==> flow/design.v <==
module L3Decoder (Y31, Y30, Y29, Y28, Y27, Y26, Y25, Y24, Y23, Y22, Y21, Y20, Y19, Y18, Y17, Y16, Y15, Y14, Y13, Y12, Y11, Y10, Y9, Y8, Y7, Y6, Y5, Y4, Y3, Y2, Y1, Y0, s, en); 
	output reg Y31, Y30, Y29, Y28, Y27, Y26, Y25, Y24, Y23, Y22, Y21, Y20, Y19, Y18, Y17, Y16, Y15, Y14, Y13, Y12, Y11, Y10, Y9, Y8, Y7, Y6, Y5, Y4, Y3, Y2, Y1, Y0; 
	input [4:0] s;
	input en; 
	always @(s or en)   begin 
		if (en == 1'b1) 
			case ( s ) 
				5'd0 : {Y31,Y30,Y29,Y28,Y27,Y26,Y25,Y24,Y23,Y22,Y21,Y20,Y19,Y18,Y17,Y16,Y15,Y14,Y13,Y12,Y11,Y10,Y9,Y8,Y7,Y6,Y5,Y4,Y3,Y2,Y1,Y0} = 32'h00000001;
				5'd1 : {Y31,Y30,Y29,Y28,Y27,Y26,Y25,Y24,Y23,Y22,Y21,Y20,Y19,Y18,Y17,Y16,Y15,Y14,Y13,Y12,Y11,Y10,Y9,Y8,Y7,Y6,Y5,Y4,Y3,Y2,Y1,Y0} = 32'h00000002;
				5'd2 : {Y31,Y30,Y29,Y28,Y27,Y26,Y25,Y24,Y23,Y22,Y21,Y20,Y19,Y18,Y17,Y16,Y15,Y14,Y13,Y12,Y11,Y10,Y9,Y8,Y7,Y6,Y5,Y4,Y3,Y2,Y1,Y0} = 32'h00000004;
				5'd3 : {Y31,Y30,Y29,Y28,Y27,Y26,Y25,Y24,Y23,Y22,Y21,Y20,Y19,Y18,Y17,Y16,Y15,Y14,Y13,Y12,Y11,Y10,Y9,Y8,Y7,Y6,Y5,Y4,Y3,Y2,Y1,Y0} = 32'h00000008; 
				5'd4 : {Y31,Y30,Y29,Y28,Y27,Y26,Y25,Y24,Y23,Y22,Y21,Y20,Y19,Y18,Y17,Y16,Y15,Y14,Y13,Y12,Y11,Y10,Y9,Y8,Y7,Y6,Y5,Y4,Y3,Y2,Y1,Y0} = 32'h00000010;
				5'd5 : {Y31,Y30,Y29,Y28,Y27,Y26,Y25,Y24,Y23,Y22,Y21,Y20,Y19,Y18,Y17,Y16,Y15,Y14,Y13,Y12,Y11,Y10,Y9,Y8,Y7,Y6,Y5,Y4,Y3,Y2,Y1,Y0} = 32'h00000020;
				5'd6 : {Y31,Y30,Y29,Y28,Y27,Y26,Y25,Y24,Y23,Y22,Y21,Y20,Y19,Y18,Y17,Y16,Y15,Y14,Y13,Y12,Y11,Y10,Y9,Y8,Y7,Y6,Y5,Y4,Y3,Y2,Y1,Y0} = 32'h00000040;
				5'd7 : {Y31,Y30,Y29,Y28,Y27,Y26,Y25,Y24,Y23,Y22,Y21,Y20,Y19,Y18,Y17,Y16,Y15,Y14,Y13,Y12,Y11,Y10,Y9,Y8,Y7,Y6,Y5,Y4,Y3,Y2,Y1,Y0} = 32'h00000080;
				5'd8 : {Y31,Y30,Y29,Y28,Y27,Y26,Y25,Y24,Y23,Y22,Y21,Y20,Y19,Y18,Y17,Y16,Y15,Y14,Y13,Y12,Y11,Y10,Y9,Y8,Y7,Y6,Y5,Y4,Y3,Y2,Y1,Y0} = 32'h00000100;
				5'd9 : {Y31,Y30,Y29,Y28,Y27,Y26,Y25,Y24,Y23,Y22,Y21,Y20,Y19,Y18,Y17,Y16,Y15,Y14,Y13,Y12,Y11,Y10,Y9,Y8,Y7,Y6,Y5,Y4,Y3,Y2,Y1,Y0} = 32'h00000200;
				5'd10: {Y31,Y30,Y29,Y28,Y27,Y26,Y25,Y24,Y23,Y22,Y21,Y20,Y19,Y18,Y17,Y16,Y15,Y14,Y13,Y12,Y11,Y10,Y9,Y8,Y7,Y6,Y5,Y4,Y3,Y2,Y1,Y0} = 32'h00000400;
				5'd11: {Y31,Y30,Y29,Y28,Y27,Y26,Y25,Y24,Y23,Y22,Y21,Y20,Y19,Y18,Y17,Y16,Y15,Y14,Y13,Y12,Y11,Y10,Y9,Y8,Y7,Y6,Y5,Y4,Y3,Y2,Y1,Y0} = 32'h00000800;
				5'd12: {Y31,Y30,Y29,Y28,Y27,Y26,Y25,Y24,Y23,Y22,Y21,Y20,Y19,Y18,Y17,Y16,Y15,Y14,Y13,Y12,Y11,Y10,Y9,Y8,Y7,Y6,Y5,Y4,Y3,Y2,Y1,Y0} = 32'h00001000;
				5'd13: {Y31,Y30,Y29,Y28,Y27,Y26,Y25,Y24,Y23,Y22,Y21,Y20,Y19,Y18,Y17,Y16,Y15,Y14,Y13,Y12,Y11,Y10,Y9,Y8,Y7,Y6,Y5,Y4,Y3,Y2,Y1,Y0} = 32'h00002000;
				5'd14: {Y31,Y30,Y29,Y28,Y27,Y26,Y25,Y24,Y23,Y22,Y21,Y20,Y19,Y18,Y17,Y16,Y15,Y14,Y13,Y12,Y11,Y10,Y9,Y8,Y7,Y6,Y5,Y4,Y3,Y2,Y1,Y0} = 32'h00004000;
				5'd15: {Y31,Y30,Y29,Y28,Y27,Y26,Y25,Y24,Y23,Y22,Y21,Y20,Y19,Y18,Y17,Y16,Y15,Y14,Y13,Y12,Y11,Y10,Y9,Y8,Y7,Y6,Y5,Y4,Y3,Y2,Y1,Y0} = 32'h00008000;
				5'd16: {Y31,Y30,Y29,Y28,Y27,Y26,Y25,Y24,Y23,Y22,Y21,Y20,Y19,Y18,Y17,Y16,Y15,Y14,Y13,Y12,Y11,Y10,Y9,Y8,Y7,Y6,Y5,Y4,Y3,Y2,Y1,Y0} = 32'h00010000;
				5'd17: {Y31,Y30,Y29,Y28,Y27,Y26,Y25,Y24,Y23,Y22,Y21,Y20,Y19,Y18,Y17,Y16,Y15,Y14,Y13,Y12,Y11,Y10,Y9,Y8,Y7,Y6,Y5,Y4,Y3,Y2,Y1,Y0} = 32'h00020000;
				5'd18: {Y31,Y30,Y29,Y28,Y27,Y26,Y25,Y24,Y23,Y22,Y21,Y20,Y19,Y18,Y17,Y16,Y15,Y14,Y13,Y12,Y11,Y10,Y9,Y8,Y7,Y6,Y5,Y4,Y3,Y2,Y1,Y0} = 32'h00040000;
				5'd19: {Y31,Y30,Y29,Y28,Y27,Y26,Y25,Y24,Y23,Y22,Y21,Y20,Y19,Y18,Y17,Y16,Y15,Y14,Y13,Y12,Y11,Y10,Y9,Y8,Y7,Y6,Y5,Y4,Y3,Y2,Y1,Y0} = 32'h00080000;
				5'd20: {Y31,Y30,Y29,Y28,Y27,Y26,Y25,Y24,Y23,Y22,Y21,Y20,Y19,Y18,Y17,Y16,Y15,Y14,Y13,Y12,Y11,Y10,Y9,Y8,Y7,Y6,Y5,Y4,Y3,Y2,Y1,Y0} = 32'h00100000;
				5'd21: {Y31,Y30,Y29,Y28,Y27,Y26,Y25,Y24,Y23,Y22,Y21,Y20,Y19,Y18,Y17,Y16,Y15,Y14,Y13,Y12,Y11,Y10,Y9,Y8,Y7,Y6,Y5,Y4,Y3,Y2,Y1,Y0} = 32'h00200000;
				5'd22: {Y31,Y30,Y29,Y28,Y27,Y26,Y25,Y24,Y23,Y22,Y21,Y20,Y19,Y18,Y17,Y16,Y15,Y14,Y13,Y12,Y11,Y10,Y9,Y8,Y7,Y6,Y5,Y4,Y3,Y2,Y1,Y0} = 32'h00400000;
				5'd23: {Y31,Y30,Y29,Y28,Y27,Y26,Y25,Y24,Y23,Y22,Y21,Y20,Y19,Y18,Y17,Y16,Y15,Y14,Y13,Y12,Y11,Y10,Y9,Y8,Y7,Y6,Y5,Y4,Y3,Y2,Y1,Y0} = 32'h00800000;
				5'd24: {Y31,Y30,Y29,Y28,Y27,Y26,Y25,Y24,Y23,Y22,Y21,Y20,Y19,Y18,Y17,Y16,Y15,Y14,Y13,Y12,Y11,Y10,Y9,Y8,Y7,Y6,Y5,Y4,Y3,Y2,Y1,Y0} = 32'h01000000;
				5'd25: {Y31,Y30,Y29,Y28,Y27,Y26,Y25,Y24,Y23,Y22,Y21,Y20,Y19,Y18,Y17,Y16,Y15,Y14,Y13,Y12,Y11,Y10,Y9,Y8,Y7,Y6,Y5,Y4,Y3,Y2,Y1,Y0} = 32'h02000000;
				5'd26: {Y31,Y30,Y29,Y28,Y27,Y26,Y25,Y24,Y23,Y22,Y21,Y20,Y19,Y18,Y17,Y16,Y15,Y14,Y13,Y12,Y11,Y10,Y9,Y8,Y7,Y6,Y5,Y4,Y3,Y2,Y1,Y0} = 32'h04000000;
				5'd27: {Y31,Y30,Y29,Y28,Y27,Y26,Y25,Y24,Y23,Y22,Y21,Y20,Y19,Y18,Y17,Y16,Y15,Y14,Y13,Y12,Y11,Y10,Y9,Y8,Y7,Y6,Y5,Y4,Y3,Y2,Y1,Y0} = 32'h08000000;
				5'd28: {Y31,Y30,Y29,Y28,Y27,Y26,Y25,Y24,Y23,Y22,Y21,Y20,Y19,Y18,Y17,Y16,Y15,Y14,Y13,Y12,Y11,Y10,Y9,Y8,Y7,Y6,Y5,Y4,Y3,Y2,Y1,Y0} = 32'h10000000;
				5'd29: {Y31,Y30,Y29,Y28,Y27,Y26,Y25,Y24,Y23,Y22,Y21,Y20,Y19,Y18,Y17,Y16,Y15,Y14,Y13,Y12,Y11,Y10,Y9,Y8,Y7,Y6,Y5,Y4,Y3,Y2,Y1,Y0} = 32'h20000000;
				5'd30: {Y31,Y30,Y29,Y28,Y27,Y26,Y25,Y24,Y23,Y22,Y21,Y20,Y19,Y18,Y17,Y16,Y15,Y14,Y13,Y12,Y11,Y10,Y9,Y8,Y7,Y6,Y5,Y4,Y3,Y2,Y1,Y0} = 32'h40000000;
				5'd31: {Y31,Y30,Y29,Y28,Y27,Y26,Y25,Y24,Y23,Y22,Y21,Y20,Y19,Y18,Y17,Y16,Y15,Y14,Y13,Y12,Y11,Y10,Y9,Y8,Y7,Y6,Y5,Y4,Y3,Y2,Y1,Y0} = 32'h80000000;
				default: {Y31,Y30,Y29,Y28,Y27,Y26,Y25,Y24,Y23,Y22,Y21,Y20,Y19,Y18,Y17,Y16,Y15,Y14,Y13,Y12,Y11,Y10,Y9,Y8,Y7,Y6,Y5,Y4,Y3,Y2,Y1,Y0} = 32'hxxxxxxxx; 
			endcase 
		else {Y31,Y30,Y29,Y28,Y27,Y26,Y25,Y24,Y23,Y22,Y21,Y20,Y19,Y18,Y17,Y16,Y15,Y14,Y13,Y12,Y11,Y10,Y9,Y8,Y7,Y6,Y5,Y4,Y3,Y2,Y1,Y0} = 32'h00000000; 
	end 
endmodule
module L3MUX(out, s, i31, i30, i29, i28, i27, i26, i25, i24, i23, i22, i21, i20, i19, i18, i17, i16, i15, i14, i13, i12, i11, i10, i9, i8, i7, i6, i5, i4, i3, i2, i1, i0);
   input [31:0] i0, i1, i2, i3, i4, i5, i6, i7, i8, i9, i10, i11, i12, i13, i14, i15, i16, i17, i18, i19, i20, i21, i22, i23, i24, i25, i26, i27, i28, i29, i30, i31;
   input [4:0] s;
   output reg [31:0] out;
	always @(s or i0 or i1 or i2 or i3 or i4 or i5 or i6 or i7 or i8 or i9 or i10 or i11 or i12 or i13 or i14 or i15 or i16 or i17 or i18 or i19 or i20 or i21 or i22 or i23 or i24 or i25 or i26 or i27 or i28 or i29 or i30 or i31)
	begin
		case (s)
			5'd0  : out = i0;
			5'd1  : out = i1;
			5'd2  : out = i2;
			5'd3  : out = i3;
			5'd4  : out = i4;
			5'd5  : out = i5;
			5'd6  : out = i6;
			5'd7  : out = i7;
			5'd8  : out = i8;
			5'd9  : out = i9;
			5'd10 : out = i10;
			5'd11 : out = i11;
			5'd12 : out = i12;
			5'd13 : out = i13;
			5'd14 : out = i14;
			5'd15 : out = i15;
			5'd16 : out = i16;
			5'd17 : out = i17;
			5'd18 : out = i18;
			5'd19 : out = i19;
			5'd20 : out = i20;
			5'd21 : out = i21;
			5'd22 : out = i22;
			5'd23 : out = i23;
			5'd24 : out = i24;
			5'd25 : out = i25;
			5'd26 : out = i26;
			5'd27 : out = i27;
			5'd28 : out = i28;
			5'd29 : out = i29;
			5'd30 : out = i30;
			5'd31 : out = i31; 
			default : out = 32'hxxxxxxx;
		endcase
	end
endmodule
module L3Register (q, data, clk, reset, enable);
	input [31:0] data ;
	input clk, reset, enable; 
	output  reg [31:0] q; 
	always @ ( posedge clk or posedge reset) 
		if (reset==1'b1) begin 
			q <= 32'h00000000; 
		end 
		else if (enable) begin 
			q <= data; 
		end
endmodule
module LAB_3 (rd1,rd2,ra1,ra2,wa,wd,Clk,WE,rst);
	input [31:0] wd;
	input [4:0] ra1,ra2,wa;
	input Clk, WE, rst;
	output [31:0] rd1,rd2;
	wire Y31, Y30, Y29, Y28, Y27, Y26, Y25, Y24, Y23, Y22, Y21, Y20, Y19, Y18, Y17, Y16, Y15, Y14, Y13, Y12, Y11, Y10, Y9, Y8, Y7, Y6, Y5, Y4, Y3, Y2, Y1, Y0; 
	wire [31:0] Q31, Q30, Q29, Q28, Q27, Q26, Q25, Q24, Q23, Q22, Q21, Q20, Q19, Q18, Q17, Q16, Q15, Q14, Q13, Q12, Q11, Q10, Q9, Q8, Q7, Q6, Q5, Q4, Q3, Q2, Q1, Q0; 
	L3Decoder dec(Y31, Y30, Y29, Y28, Y27, Y26, Y25, Y24, Y23, Y22, Y21, Y20, Y19, Y18, Y17, Y16, Y15, Y14, Y13, Y12, Y11, Y10, Y9, Y8, Y7, Y6, Y5, Y4, Y3, Y2, Y1, Y0, 
					  wa,WE);
	assign Q0 = 32'h00000000;
	L3Register r1 (Q1 , wd,Clk,rst,Y1);
	L3Register r2 (Q2 , wd,Clk,rst,Y2);
	L3Register r3 (Q3 , wd,Clk,rst,Y3);
	L3Register r4 (Q4 , wd,Clk,rst,Y4);
	L3Register r5 (Q5 , wd,Clk,rst,Y5);
	L3Register r6 (Q6 , wd,Clk,rst,Y6);
	L3Register r7 (Q7 , wd,Clk,rst,Y7);
	L3Register r8 (Q8 , wd,Clk,rst,Y8);
	L3Register r9 (Q9 , wd,Clk,rst,Y9);
	L3Register r10(Q10, wd,Clk,rst,Y10);
	L3Register r11(Q11, wd,Clk,rst,Y11);
	L3Register r12(Q12, wd,Clk,rst,Y12);
	L3Register r13(Q13, wd,Clk,rst,Y13);
	L3Register r14(Q14, wd,Clk,rst,Y14);
	L3Register r15(Q15, wd,Clk,rst,Y15);
	L3Register r16(Q16, wd,Clk,rst,Y16);
	L3Register r17(Q17, wd,Clk,rst,Y17);
	L3Register r18(Q18, wd,Clk,rst,Y18);
	L3Register r19(Q19, wd,Clk,rst,Y19);
	L3Register r20(Q20, wd,Clk,rst,Y20);
	L3Register r21(Q21, wd,Clk,rst,Y21);
	L3Register r22(Q22, wd,Clk,rst,Y22);
	L3Register r23(Q23, wd,Clk,rst,Y23);
	L3Register r24(Q24, wd,Clk,rst,Y24);
	L3Register r25(Q25, wd,Clk,rst,Y25);
	L3Register r26(Q26, wd,Clk,rst,Y26);
	L3Register r27(Q27, wd,Clk,rst,Y27);
	L3Register r28(Q28, wd,Clk,rst,Y28);
	L3Register r29(Q29, wd,Clk,rst,Y29);
	L3Register r30(Q30, wd,Clk,rst,Y30);
	L3Register r31(Q31, wd,Clk,rst,Y31);
	L3MUX mux1 (rd1, ra1, Q31, Q30, Q29, Q28, Q27, Q26, Q25, Q24, Q23, Q22, Q21, Q20, Q19, Q18, Q17, Q16, Q15, Q14, Q13, Q12, Q11, Q10, Q9, Q8, Q7, Q6, Q5, Q4, Q3, Q2, Q1, Q0);
	L3MUX mux2 (rd2, ra2, Q31, Q30, Q29, Q28, Q27, Q26, Q25, Q24, Q23, Q22, Q21, Q20, Q19, Q18, Q17, Q16, Q15, Q14, Q13, Q12, Q11, Q10, Q9, Q8, Q7, Q6, Q5, Q4, Q3, Q2, Q1, Q0);
endmodule
# From RTL to reports: LAB_3

Tool output for the design above before and after an edit, in the order of the flow.
"unedited" refers to lines of the RTL above, "edited" to lines of the edited file.
"difference" is "edited" less "unedited", of the values as shown; "relative change" is that difference over "unedited", in percent.
Operators carry their Yosys type and port widths (W data, S select, Z words).
The mark - stands for no value.

Top module: LAB_3
Clock: Clk
Standard-cell library: sky130hd
Corner: tt_025C_1v80

# The edit

The edit as a unified diff against the file above.
The edited RTL no longer does the same as the RTL above: the edit was made by script, with no optimisation intended.

```diff
@@ -98,9 +98,11 @@
 		end
 endmodule
-module LAB_3 (rd1,rd2,ra1,ra2,wa,wd,Clk,WE,rst);
+module LAB_3 (rd1,rd2,ra1_ext,ra2,wa,wd,Clk,WE,rst);
 	input [31:0] wd;
-	input [4:0] ra1,ra2,wa;
+	input [4:0] ra1_ext,ra2,wa;
 	input Clk, WE, rst;
 	output [31:0] rd1,rd2;
+	reg [4:0] ra1;
+	always @(posedge Clk) ra1 <= ra1_ext;
 	wire Y31, Y30, Y29, Y28, Y27, Y26, Y25, Y24, Y23, Y22, Y21, Y20, Y19, Y18, Y17, Y16, Y15, Y14, Y13, Y12, Y11, Y10, Y9, Y8, Y7, Y6, Y5, Y4, Y3, Y2, Y1, Y0; 
 	wire [31:0] Q31, Q30, Q29, Q28, Q27, Q26, Q25, Q24, Q23, Q22, Q21, Q20, Q19, Q18, Q17, Q16, Q15, Q14, Q13, Q12, Q11, Q10, Q9, Q8, Q7, Q6, Q5, Q4, Q3, Q2, Q1, Q0; 
```

# Word-level counts

Counts by Yosys on the flattened word-level netlist (proc, flatten, opt, wreduce; memories kept). Register bits leave out memories and registers merged into their read ports (data or address); mux counts leave out enables and synchronous resets folded into registers. Print and check cells are left out. Cells with the same type and inputs are merged into one.
Yosys's memory passes give these memory sizes; they may raise the number of words (mostly to a power of two), join words into wider ones and drop unused or constant bits.

Word-level totals:

| what                       | unedited | edited | difference | relative change (%) |
| word-level cells           | 129      | 130    | +1         | +0.78 |
| output and inout bits      | 64       | 64     | 0          | 0.00 |
| register bits              | 992      | 997    | +5         | +0.50 |
| bits in read-only memories | 1024     | 1024   | 0          | 0.00 |
| bits of input ports        | 50       | 50     | 0          | 0.00 |
| memories                   | 1        | 1      | 0          | 0.00 |

Operators by class:

| what                             | unedited | edited | difference | relative change (%) |
| mux-type cells                   | 33       | 33     | 0          | 0.00 |
| reductions and logical operators | 2        | 2      | 0          | 0.00 |
| eq/ne operators                  | 62       | 62     | 0          | 0.00 |

Memories:

| what                                    | unedited         | edited |
| words x width with read and write ports | 32 x 32 bit 1R0W | 32 x 32 bit 1R0W |

Operator kinds equal on both sides are left out: 8.

# Depth

Depth = most cells in a row (Yosys ltp): at word level without a register or memory, in the mapped netlist without a sequential cell, where the memories' decode and read muxes count.

Depth:

| what                         | unedited | edited | difference | relative change (%) |
| word-level depth             | 2        | 2      | 0          | 0.00 |
| ABC_AREA                     | 0        | 0      | -          | - |
| mapped depth                 | 9        | 10     | +1         | +11.11 |
| depth with buffers taken out | 5        | 5      | 0          | 0.00 |

# Netlist

The flow's flattened synthesis, as Yosys stat reports it; memories are mapped. The netlist is that of the ABC_AREA named above (0 if unset); the other value can give another one.

Cell types:

| cell                       | unedited | edited | difference | relative change (%) |
| sky130_fd_sc_hd__and3_1    | 223      | 339    | +116       | +52.02 |
| sky130_fd_sc_hd__nand3_1   | 104      | 179    | +75        | +72.12 |
| sky130_fd_sc_hd__clkbuf_1  | 281      | 355    | +74        | +26.33 |
| sky130_fd_sc_hd__mux2i_1   | 72       | 11     | -61        | -84.72 |
| sky130_fd_sc_hd__nor2_1    | 92       | 37     | -55        | -59.78 |
| sky130_fd_sc_hd__buf_2     | 73       | 38     | -35        | -47.95 |
| sky130_fd_sc_hd__a2111oi_0 | 70       | 101    | +31        | +44.29 |
| sky130_fd_sc_hd__a21oi_1   | 38       | 7      | -31        | -81.58 |
| sky130_fd_sc_hd__and2_1    | 9        | 39     | +30        | +333.33 |
| sky130_fd_sc_hd__a22o_1    | 47       | 23     | -24        | -51.06 |
| sky130_fd_sc_hd__o22ai_1   | 17       | 2      | -15        | -88.24 |
| sky130_fd_sc_hd__mux2_2    | 1009     | 1022   | +13        | +1.29 |
| sky130_fd_sc_hd__a222oi_1  | 22       | 10     | -12        | -54.55 |
| sky130_fd_sc_hd__a32oi_1   | 14       | 25     | +11        | +78.57 |
| sky130_fd_sc_hd__buf_4     | 11       | 0      | -11        | -100.00 |
| sky130_fd_sc_hd__nor3_1    | 11       | 20     | +9         | +81.82 |
| sky130_fd_sc_hd__nand4_1   | 121      | 129    | +8         | +6.61 |
| sky130_fd_sc_hd__nand2_1   | 71       | 63     | -8         | -11.27 |

Cell types equal on both sides are left out: 7.
Not every row of either side is listed.

Synthesis totals:

| what                              | unedited  | edited    | difference | relative change (%) |
| cells in the netlist              | 4177      | 4250      | +73        | +1.75 |
| sequential part of the area (mm2) | 0.0248238 | 0.0249239 | +0.0001001 | +0.40 |
| flip-flop cells                   | 992       | 997       | +5         | +0.50 |
| chip area (Yosys) (mm2)           | 0.0502407 | 0.0504159 | +0.0001752 | +0.35 |

By module: a second synthesis without flattening, with its own total; a netlist apart from the flattened one above.

Second synthesis, totals:

| what                               | unedited  | edited    | difference | relative change (%) |
| cells (unflattened synthesis)      | 4895      | 4900      | +5         | +0.10 |
| area (unflattened synthesis) (mm2) | 0.0579706 | 0.0580707 | +0.0001001 | +0.17 |

Rows give one instance, submodules left out.

Modules, unedited:

| module     | cells | area (mm2) | sequential area (mm2) | instances |
| L3Register | 69    | 0.0013488  | 0.0008008             | 31 |
| L3MUX      | 1354  | 0.0079601  | 0                     | 2 |
| L3Decoder  | 47    | 0.000234   | 0                     | 1 |
| LAB_3      | 1     | 0.0000038  | 0                     | 1 |

Modules, edited:

| module     | cells | area (mm2) | sequential area (mm2) | instances |
| L3Register | 69    | 0.0013488  | 0.0008008             | 31 |
| L3MUX      | 1354  | 0.0079601  | 0                     | 2 |
| L3Decoder  | 47    | 0.000234   | 0                     | 1 |
| LAB_3      | 6     | 0.0001038  | 0.0001001             | 1 |

# Timing after synthesis

OpenSTA on the mapped netlist: ideal clock, no wires. The path of least setup slack (recovery checks aside). Input and output delay are each 20% of the period. Register names are those of the netlist, which keeps one name where synthesis merged equal registers.

Path post-synthesis:

| what                                | unedited            | edited             | difference | relative change (%) |
| path kind                           | input-to-output     | input-to-output    | -          | - |
| from                                | input port ra1[3]   | input port ra2[3]  | -          | - |
| to                                  | output port rd1[26] | output port rd2[3] | -          | - |
| stages                              | 8                   | 7                  | -1         | -12.50 |
| data required time (ns)             | 4.800               | 4.800              | 0.000      | 0.00 |
| path slack (ns)                     | 1.851               | 1.810              | -0.041     | - |
| clock period (ns)                   | 6.0                 | 6.0                | 0.0        | 0.00 |
| output delay (ns)                   | 1.200               | 1.200              | 0.000      | 0.00 |
| path delay (ns)                     | 1.749               | 1.790              | +0.041     | +2.34 |
| arrival (ns)                        | 2.949               | 2.990              | +0.041     | +1.39 |
| launch time at the first pin (ns)   | 1.200               | 1.200              | 0.000      | 0.00 |
| period reached after synthesis (ns) | 4.149               | 4.19               | +0.041     | +0.99 |

"path delay" is the arrival time less input delay plus setup time.
At an output port there is no setup time.
"stages": output pins that drive a net of the path, with the launching flip-flop's if there is one; two outputs of one cell count as two.
"period reached after synthesis" is the clock period less the worst setup slack; recovery checks do not enter. This is arithmetic on one report: input and output delays are still those of the set period (20% each).
The rows between start and end are the longest chain of elaborated cells between them; the timing report does not say that the signal goes this way. Where chains are equally long, one stands for them.
A line is the first line of the expression or statement that the cell stems from. Yosys adds cells for indexed reads and writes and turns some case tables into memories.

Between the ends, post-synthesis, unedited:
Cells stage by stage: sky130_fd_sc_hd__buf_2 sky130_fd_sc_hd__buf_2 sky130_fd_sc_hd__buf_1 sky130_fd_sc_hd__mux2_2 sky130_fd_sc_hd__a32oi_1 sky130_fd_sc_hd__nand2_1 sky130_fd_sc_hd__a2111oi_0 sky130_fd_sc_hd__nand4_1
Length of the longest elaborated chain: 2
Elaborated cells between the ends (all ways): 33
Those cells by class: 31 x eq/ne; 1 x mux; 1 x reduce/logical

Ends and longest elaborated chain, post-synthesis, unedited:

| what            | RTL line | RTL |
| start, declared | 102      | `input [4:0] ra1,ra2,wa;` |
| $eq A5 B5 Y1    | 51       | `case (s)` |
| $pmux W32 S32   | 51       |  |
| end, declared   | 104      | `output [31:0] rd1,rd2;` |

Between the ends, post-synthesis, edited:
Cells stage by stage: sky130_fd_sc_hd__buf_2 sky130_fd_sc_hd__buf_2 sky130_fd_sc_hd__buf_1 sky130_fd_sc_hd__mux2_2 sky130_fd_sc_hd__a22oi_1 sky130_fd_sc_hd__nand3_1 sky130_fd_sc_hd__or4_1
Length of the longest elaborated chain: 2
Elaborated cells between the ends (all ways): 33
Those cells by class: 31 x eq/ne; 1 x mux; 1 x reduce/logical

Ends and longest elaborated chain, post-synthesis, edited:

| what            | RTL line | RTL |
| start, declared | 102      | `input [4:0] ra1_ext,ra2,wa;` |
| $eq A5 B5 Y1    | 51       | `case (s)` |
| $pmux W32 S32   | 51       |  |
| end, declared   | 104      | `output [31:0] rd1,rd2;` |

# Timing after layout

Path of least setup slack in the final report of the runs of pair A (OpenROAD, finished layout, wires in). Where an end is a register, its clock arrival counts in the times.

Path after layout:

| what                              | unedited            | edited              | difference | relative change (%) |
| path kind                         | input-to-output     | input-to-output     | -          | - |
| from                              | input port ra2[2]   | input port ra2[2]   | -          | - |
| to                                | output port rd2[10] | output port rd2[12] | -          | - |
| launch time at the first pin (ns) | 1.20                | 1.20                | 0.00       | 0.00 |
| arrival (ns)                      | 4.66                | 4.52                | -0.14      | -3.00 |
| output delay (ns)                 | 1.20                | 1.20                | 0.00       | 0.00 |
| clock period (ns)                 | 6.0                 | 6.0                 | 0.0        | 0.00 |
| path slack (ns)                   | 0.14                | 0.28                | +0.14      | - |
| stages                            | 9                   | 11                  | +2         | +22.22 |
| data required time (ns)           | 4.80                | 4.80                | 0.00       | 0.00 |

The rows between start and end are the longest chain of elaborated cells between them; the timing report does not say that the signal goes this way. Where chains are equally long, one stands for them.

Between the ends, after layout, unedited:
Cells stage by stage: sky130_fd_sc_hd__clkdlybuf4s50_1 sky130_fd_sc_hd__buf_12 sky130_fd_sc_hd__nand3b_2 sky130_fd_sc_hd__nor2_4 sky130_fd_sc_hd__buf_4 sky130_fd_sc_hd__a22oi_1 sky130_fd_sc_hd__nand4_1 sky130_fd_sc_hd__or4_1 sky130_fd_sc_hd__clkdlybuf4s50_1
Length of the longest elaborated chain: 2
Elaborated cells between the ends (all ways): 33
Those cells by class: 31 x eq/ne; 1 x mux; 1 x reduce/logical

Ends and longest elaborated chain, after layout, unedited:

| what            | RTL line | RTL |
| start, declared | 102      | `input [4:0] ra1,ra2,wa;` |
| $eq A5 B5 Y1    | 51       | `case (s)` |
| $pmux W32 S32   | 51       |  |
| end, declared   | 104      | `output [31:0] rd1,rd2;` |

Between the ends, after layout, edited:
Cells stage by stage: sky130_fd_sc_hd__clkdlybuf4s50_1 sky130_fd_sc_hd__buf_4 sky130_fd_sc_hd__nor3_2 sky130_fd_sc_hd__buf_12 sky130_fd_sc_hd__and2_2 sky130_fd_sc_hd__buf_12 sky130_fd_sc_hd__a22oi_1 sky130_fd_sc_hd__and4_1 sky130_fd_sc_hd__nand4_1 sky130_fd_sc_hd__buf_12 sky130_fd_sc_hd__clkdlybuf4s50_1
Length of the longest elaborated chain: 2
Elaborated cells between the ends (all ways): 33
Those cells by class: 31 x eq/ne; 1 x mux; 1 x reduce/logical

Ends and longest elaborated chain, after layout, edited:

| what            | RTL line | RTL |
| start, declared | 102      | `input [4:0] ra1_ext,ra2,wa;` |
| $eq A5 B5 Y1    | 51       | `case (s)` |
| $pmux W32 S32   | 51       |  |
| end, declared   | 104      | `output [31:0] rd1,rd2;` |

# Flow runs

Both versions went through the flow (Yosys, OpenROAD) with the same settings in each pair. Constraints: input delay and output delay 20% of the set period each, output load 0.01 pF.

Flow settings, pair A:
CORE_UTILIZATION: 40
SETUP_SLACK_MARGIN: 0.3
period_ns: 6.0
CAP_MARGIN: 20
CORE_MARGIN: 2
SLEW_MARGIN: 20

Results, pair A:

| what                                  | unedited  | edited    | difference | relative change (%) |
| post-route utilization (%)            | 47.5      | 47.3      | -0.2       | - |
| standard-cell area after layout (mm2) | 0.0593607 | 0.0592919 | -0.0000688 | -0.12 |
| worst-case hold slack (ns)            | 0.520     | 0.524     | +0.004     | - |
| chip area in the Yosys report (mm2)   | 0.0502407 | 0.0504159 | +0.0001752 | +0.35 |
| total negative setup slack (ns)       | 0.000     | 0.000     | 0.000      | - |
| total die area (mm2)                  | 0.128454  | 0.128895  | +0.000441  | +0.34 |
| reached clock period (ns)             | 5.858     | 5.720     | -0.138     | -2.36 |
| power consumption (mW)                | 19.762    | 19.651    | -0.111     | -0.56 |
| setup slack of the worst path (ns)    | 0.142     | 0.280     | +0.138     | - |

"reached clock period" = clock period - worst setup slack. The figure is calculated, with input and output delays left at 20% of the set period.
By "power consumption" is meant OpenSTA's value without simulated activity: inputs other than the clock are taken to toggle once in ten clock periods, and the tool carries that through the logic.
